==> flow/design.v <==
module ALU(
    clk,
    rst_n,
    valid,
    ready,
    mode,
    in_A,
    in_B,
    out
);
    input         clk, rst_n;
    input         valid;
    input  [1:0]  mode;  
    output        ready;
    input  [31:0] in_A, in_B;
    output [63:0] out;
    parameter IDLE = 3'd0;
    parameter MUL  = 3'd1;
    parameter DIV  = 3'd2;
    parameter AND = 3'd3;
    parameter OR = 3'd4;
    parameter OUT  = 3'd5;
    reg  [ 2:0] state, state_nxt;
    reg  [ 4:0] counter, counter_nxt;
    reg  [63:0] shreg, shreg_nxt;
    reg  [31:0] alu_in, alu_in_nxt;
    reg  [32:0] alu_out;
    reg         ready;
    assign out = shreg;
    always @(*) begin
        if(state==OUT) ready = 1;
        else ready = 0;
    end
    always @(*) begin
        case(state)
            IDLE: begin
                if(!valid)                state_nxt = IDLE;
                else if(valid && mode==0) state_nxt = MUL;
                else if(valid && mode==1) state_nxt = DIV;
                else if(valid && mode==2) state_nxt = AND;
                else                      state_nxt = OR;
            end
            MUL : state_nxt = (counter==31) ? OUT : MUL;
            DIV : state_nxt = (counter==31) ? OUT : DIV;
            AND : state_nxt = OUT;
            OR  : state_nxt = OUT;
            OUT : state_nxt = IDLE;
            default : state_nxt = IDLE;
        endcase
    end
    always @(*) begin
        if(state==MUL && counter<31) begin
            counter_nxt = counter + 1;
        end
        else if(state==DIV && counter<31) begin
            counter_nxt = counter + 1;
        end
        else begin
            counter_nxt = 0;
        end
    end
    always @(*) begin
        case(state)
            IDLE: begin
                if (valid) begin
                    alu_in_nxt = in_B;
                end
                else begin
                    alu_in_nxt = 0;
                end
            end
            OUT : begin
                alu_in_nxt = 0;
            end
            default: begin
                alu_in_nxt = alu_in;
            end
        endcase
    end
    always @(*) begin
        case(state)
            IDLE: alu_out = 0;
            MUL : begin
                if(shreg[0]==1)
                    alu_out = alu_in + shreg[63:32];
                else
                    alu_out = shreg[63:32];
            end
            DIV : begin
                if(shreg[62:31]>=alu_in) begin
                    alu_out = shreg[62:31] - alu_in;
                end
                else begin 
                    alu_out = shreg[62:31];
                end
            end
            AND : alu_out = shreg[31:0] & alu_in;
            OR  : alu_out = shreg[31:0] | alu_in;
            OUT : alu_out = 0;
            default : alu_out = 0;
        endcase
    end
    always @(*) begin
        case(state)
            IDLE: begin
                if (valid) begin
                    shreg_nxt[31:0] = in_A;
                    shreg_nxt[63:32] = 32'b0;
                end
                else begin
                    shreg_nxt[31:0] = 0;
                    shreg_nxt[63:32] = 32'b0;
                end
            end
            MUL : begin
                shreg_nxt = {alu_out, shreg[31:1]};
            end
            DIV : begin
                shreg_nxt = {alu_out[31:0], shreg[30:0], (shreg[62:31]>=alu_in)};
            end
            AND : shreg_nxt = {31'b0, alu_out};
            OR  : shreg_nxt = {31'b0, alu_out};
            OUT :  
            shreg_nxt = shreg;
            default :  
            shreg_nxt = shreg;
        endcase
    end
    always @(posedge clk or negedge rst_n) begin
        if (!rst_n) begin
            state <= IDLE;
            counter <= 0;
            shreg <= 0;
            alu_in <= 0;
        end
        else begin
            state <= state_nxt;
            counter <= counter_nxt;
            shreg <= shreg_nxt;
            alu_in <= alu_in_nxt;
        end
    end
endmodule
Hand-over note for ALU

Step by step through the tools: ALU
Tool output for the design above before and after an edit, in the order of the flow.
Lines under "original" count in the file above, lines under "edited" in the edited file.
"change" is "edited" less "original", of the values as shown; "relative change" is that difference over "original", in percent.
Operators carry their Yosys type and port widths (W data, S select, Z words).
Cell names lack the library's common part.
A cell with - has no value.

set-up
  top module = ALU
  clock port = clk
  cell library = sky130hd
  corner = tt_025C_1v80

Diff
The edit as a unified diff against the file above.
The edit is scripted: it alters the design's behaviour and was not made to optimise anything.

begin of diff
@@ -4,5 +4,5 @@
     valid,
     ready,
-    mode,
+    mode_pad,
     in_A,
     in_B,
@@ -11,8 +11,10 @@
     input         clk, rst_n;
     input         valid;
-    input  [1:0]  mode;  
+    input  [1:0]  mode_pad;  
     output        ready;
     input  [31:0] in_A, in_B;
     output [63:0] out;
+    reg [1:0] mode;
+    always @(posedge clk) mode <= mode_pad;
     parameter IDLE = 3'd0;
     parameter MUL  = 3'd1;
end of diff

After elaboration
Counts by Yosys on the flattened word-level netlist (proc, flatten, opt, wreduce; memories kept). Register bits leave out memories and registers merged into their read ports (data or address). Print and check cells are left out. Cells with the same type and inputs are merged into one.

bit counts
  item                             original  edited  change  relative change (%)
  register bits after elaboration  104       106     +2      +1.92
  bits of input ports              69        69      0       0.00
  output and inout bits            65        65      0       0.00
  cells after elaboration          46        47      +1      +2.17

operators by class
  item                              original  edited  change  relative change (%)
  add/subtract/negate cells         3         3       0       0.00
  order comparisons                 2         2       0       0.00
  equal/unequal tests               8         8       0       0.00
  muxes and demuxes                 17        17      0       0.00
  bitwise logic cells               2         2       0       0.00
  reductions and logical operators  10        10      0       0.00

Unchanged operator kinds not shown: 28.

Longest topological paths
Longest topological path by Yosys (ltp), each cell counted once; first at word level (registers and memories cut), then after technology mapping (sequential cells cut; the memories' decode and read muxes count).

logic depth
  item                          original  edited  change  relative change (%)
  word-level depth              7         7       0       0.00
  ABC_AREA                      0         0       -       -
  depth in mapped cells         15        13      -2      -13.33
  depth with buffers taken out  13        12      -1      -7.69

Mapped cells and area
The flow's flattened synthesis, as Yosys stat reports it; memories are mapped. The netlist is that of the ABC_AREA named above (0 if unset); the other value can give another one.

mapped netlist
  item                                 original  edited    change  relative change (%)
  cells in the netlist                 1,267     1,288     +21     +1.66
  mapped area (sq um)                  9,950.8   10,216.0  +265.2  +2.67
  sequential part of the area (sq um)  2,678.8   2,718.9   +40.1   +1.50
  flip-flop cells                      107       109       +2      +1.87
  buffer cells                         75        82        +7      +9.33

cells by type
  cell      original  edited  change  relative change (%)
  o21ai_0   124       101     -23     -18.55
  nand3_1   73        56      -17     -23.29
  a221o_1   18        33      +15     +83.33
  a21o_1    35        25      -10     -28.57
  a21oi_1   105       114     +9      +8.57
  o211ai_1  16        25      +9      +56.25
  clkbuf_1  63        71      +8      +12.70
  inv_1     60        68      +8      +13.33
  and2_1    4         12      +8      +200.00
  a31oi_1   22        16      -6      -27.27
  nand2_1   122       117     -5      -4.10
  a21boi_0  1         6       +5      +500.00
  xnor2_1   30        34      +4      +13.33
  a222oi_1  25        29      +4      +16.00
  mux2i_1   15        19      +4      +26.67
  nand2b_1  12        8       -4      -33.33
  o21bai_1  9         5       -4      -44.44
  and3_1    6         10      +4      +66.67

Unchanged cell types not shown: 16.
Not every row of either side is listed.

Worst setup path after synthesis
OpenSTA on the mapped netlist: ideal clock, no wires. The path of least setup slack (recovery checks aside). Input and output delay are each 20% of the period. Register names are those of the netlist, which keeps one name where synthesis merged equal registers.

path after synthesis
  item                                 original                edited                  change  relative change (%)
  path type                            flip-flop to flip-flop  flip-flop to flip-flop  -       -
  from                                 reg shreg[50]           reg shreg[53]           -       -
  to                                   reg shreg[42]           reg shreg[9]            -       -
  clock period (ns)                    8.0                     8.0                     0.0     0.00
  setup time (ns)                      0.124                   0.126                   +0.002  -
  time at the first pin (ns)           0.000                   0.000                   0.000   -
  data arrival time (ns)               3.015                   3.024                   +0.009  +0.30
  required time (ns)                   7.876                   7.874                   -0.002  -0.03
  slack (ns)                           4.861                   4.850                   -0.011  -
  path delay (ns)                      3.139                   3.150                   +0.011  +0.35
  stages                               14                      12                      -2      -14.29
  path buffers                         2                       1                       -1      -50.00
  period reached after synthesis (ns)  3.139                   3.15                    +0.011  +0.35

"path delay" = arrival - input delay + setup time.
"stages" counts driving pins, that of a launching flip-flop among them; a cell with two outputs on the path counts twice.
"period reached after synthesis" is the clock period less the worst setup slack; recovery checks do not enter. This is arithmetic on one report: input and output delays are still those of the set period (20% each).
The rows between start and end are the longest chain of elaborated cells between them; the timing report does not say that the signal goes this way. Where chains are equally long, one stands for them.
Each line given opens the expression or statement behind the cell; cells for indexed reads and writes are added by Yosys, which also makes memories of some case tables.

on the way, after synthesis, original
  path through = dfrtp_1 -> ha_1 -> buf_2 -> and3_2 -> nand2_2 -> or4_4 -> o21ai_4 -> a31o_2 -> o21a_4 -> buf_6 -> mux2_1 -> a211o_1 -> o211ai_1 -> nand2_1
  length of the longest elaborated chain = 4
  elaborated cells on any way between the ends = 4
  those cells by class = compare: 1; mux: 3

RTL lines, path after synthesis, original
  item            RTL line  RTL
  from (decl)     25        reg  [63:0] shreg, shreg_nxt;
  from (assign)   133       shreg <= 0;
  from (assign)   139       shreg <= shreg_nxt;
  $ge A32 B32 Y1  90        if(shreg[62:31]>=alu_in) begin
  $mux W33        90
  $pmux W33 S3    81        case(state)
  $pmux W64 S4    104       case(state)
  to (assign)     133
  to (assign)     139
  to (decl)       25

on the way, after synthesis, edited
  path through = dfrtp_1 -> ha_1 -> clkbuf_1 -> nand2_1 -> nor3_1 -> nand4b_1 -> a311oi_2 -> nor3_2 -> nor2_4 -> mux2_1 -> a211o_1 -> a221o_1
  length of the longest elaborated chain = 4
  elaborated cells on any way between the ends = 4
  those cells by class = compare: 1; mux: 3

RTL lines, path after synthesis, edited
  item            RTL line  RTL
  from (decl)     27        reg  [63:0] shreg, shreg_nxt;
  from (assign)   135       shreg <= 0;
  from (assign)   141       shreg <= shreg_nxt;
  $ge A32 B32 Y1  92        if(shreg[62:31]>=alu_in) begin
  $mux W33        92
  $pmux W33 S3    83        case(state)
  $pmux W64 S4    106       case(state)
  to (assign)     135
  to (assign)     141
  to (decl)       27

Timing after layout
From the final timing report of each run of pair A: the path of least setup slack in the routed layout; clock arrival at registers is part of the times.

path post-layout
  item                        original                edited                  change  relative change (%)
  path type                   flip-flop to flip-flop  flip-flop to flip-flop  -       -
  from                        reg alu_in[1]           reg shreg[50]           -       -
  to                          reg shreg[54]           reg shreg[9]            -       -
  clock period (ns)           8.0                     8.0                     0.0     0.00
  setup time (ns)             0.15                    0.11                    -0.04   -
  time at the first pin (ns)  0.37                    0.36                    -0.01   -2.70
  data arrival time (ns)      4.17                    4.45                    +0.28   +6.71
  required time (ns)          8.22                    8.26                    +0.04   +0.49
  slack (ns)                  4.05                    3.81                    -0.24   -
  stages                      13                      11                      -2      -15.38
  path buffers                1                       0                       -1      -100.00

The rows between start and end are the longest chain of elaborated cells between them; the timing report does not say that the signal goes this way. Where chains are equally long, one stands for them.

on the way, post-layout, original
  path through = dfrtp_1 -> inv_1 -> ha_1 -> nor2b_1 -> o21bai_1 -> a31oi_2 -> o211ai_1 -> a21oi_2 -> o21ai_2 -> buf_4 -> o21ai_0 -> a211oi_1 -> o311ai_1
  length of the longest elaborated chain = 4
  elaborated cells on any way between the ends = 7
  those cells by class = add/sub: 2; compare: 1; mux: 4

RTL lines, path post-layout, original
  item              RTL line  RTL
  from (decl)       26        reg  [31:0] alu_in, alu_in_nxt;
  from (assign)     134       alu_in <= 0;
  from (assign)     140       alu_in <= alu_in_nxt;
  $add A32 B32 Y33  85        alu_out = alu_in + shreg[63:32];
  $mux W33          84        if(shreg[0]==1)
  $pmux W33 S3      81        case(state)
  $pmux W64 S4      104       case(state)
  to (assign)       133       shreg <= 0;
  to (assign)       139       shreg <= shreg_nxt;
  to (decl)         25        reg  [63:0] shreg, shreg_nxt;

on the way, post-layout, edited
  path through = dfrtp_1 -> ha_1 -> nand2_1 -> nor3_1 -> nand4b_1 -> a311oi_2 -> nor3_2 -> nor2_4 -> mux2_1 -> a211o_1 -> a221o_1
  length of the longest elaborated chain = 4
  elaborated cells on any way between the ends = 4
  those cells by class = compare: 1; mux: 3

RTL lines, path post-layout, edited
  item            RTL line  RTL
  from (decl)     27        reg  [63:0] shreg, shreg_nxt;
  from (assign)   135       shreg <= 0;
  from (assign)   141       shreg <= shreg_nxt;
  $ge A32 B32 Y1  92        if(shreg[62:31]>=alu_in) begin
  $mux W33        92
  $pmux W33 S3    83        case(state)
  $pmux W64 S4    106       case(state)
  to (assign)     135
  to (assign)     141
  to (decl)       27

Measured runs
Runs of the flow (Yosys, OpenROAD) on both versions; the two runs of a pair have the same settings. The constraints put input and output delay at 20% of the set period each and load the outputs with 0.01 pF.

settings, pair A
  CORE_UTILIZATION = 40
  period_ns = 8.0
  CAP_MARGIN = 20
  CORE_MARGIN = 2
  SLEW_MARGIN = 20

final reports, pair A
  item                                       original  edited    change  relative change (%)
  cell area after synthesis (sq um)          9,950.8   10,216.0  +265.2  +2.67
  area inside the die boundary (sq um)       26,155.0  26,833.7  +678.7  +2.59
  standard-cell area after layout (sq um)    11,778.8  12,077.8  +299.0  +2.54
  setup slack of the worst path (ns)         4.055     3.815     -0.240  -
  total negative slack on setup checks (ns)  0.000     0.000     0.000   -
  worst-case hold slack (ns)                 0.460     0.470     +0.010  -
  overall power (mW)                         5.473     5.898     +0.425  +7.77
  period achieved (ns)                       3.945     4.185     +0.240  +6.08

settings, pair B
  CORE_MARGIN = 4
  CORE_UTILIZATION = 44
  CTS_CLUSTER_DIAMETER = 153
  CTS_CLUSTER_SIZE = 77
  GPL_ROUTABILITY_DRIVEN = 0
  HOLD_SLACK_MARGIN = 0.3
  MAX_ROUTING_LAYER = met5
  PLACE_DENSITY = 0.9
  SETUP_SLACK_MARGIN = 0.57
  TNS_END_PERCENT = 90
  period_ns = 4.88
  CAP_MARGIN = 20
  SLEW_MARGIN = 20

final reports, pair B
  item                                       original  edited    change  relative change (%)
  cell area after synthesis (sq um)          9,950.8   10,216.0  +265.2  +2.67
  area inside the die boundary (sq um)       25,085.8  25,720.1  +634.3  +2.53
  standard-cell area after layout (sq um)    11,772.5  12,067.8  +295.3  +2.51
  setup slack of the worst path (ns)         0.929     0.825     -0.104  -
  total negative slack on setup checks (ns)  0.000     0.000     0.000   -
  worst-case hold slack (ns)                 0.462     0.463     +0.001  -
  overall power (mW)                         9.041     9.735     +0.694  +7.68
  period achieved (ns)                       3.951     4.055     +0.104  +2.63

"period achieved" is the run's clock period less its worst setup slack. It is reckoned from that one timing run; input and output delays stay at 20% of the period that was set.
By "overall power" is meant OpenSTA's value without simulated activity: inputs other than the clock are taken to toggle once in ten clock periods, and the tool carries that through the logic.

End of note.
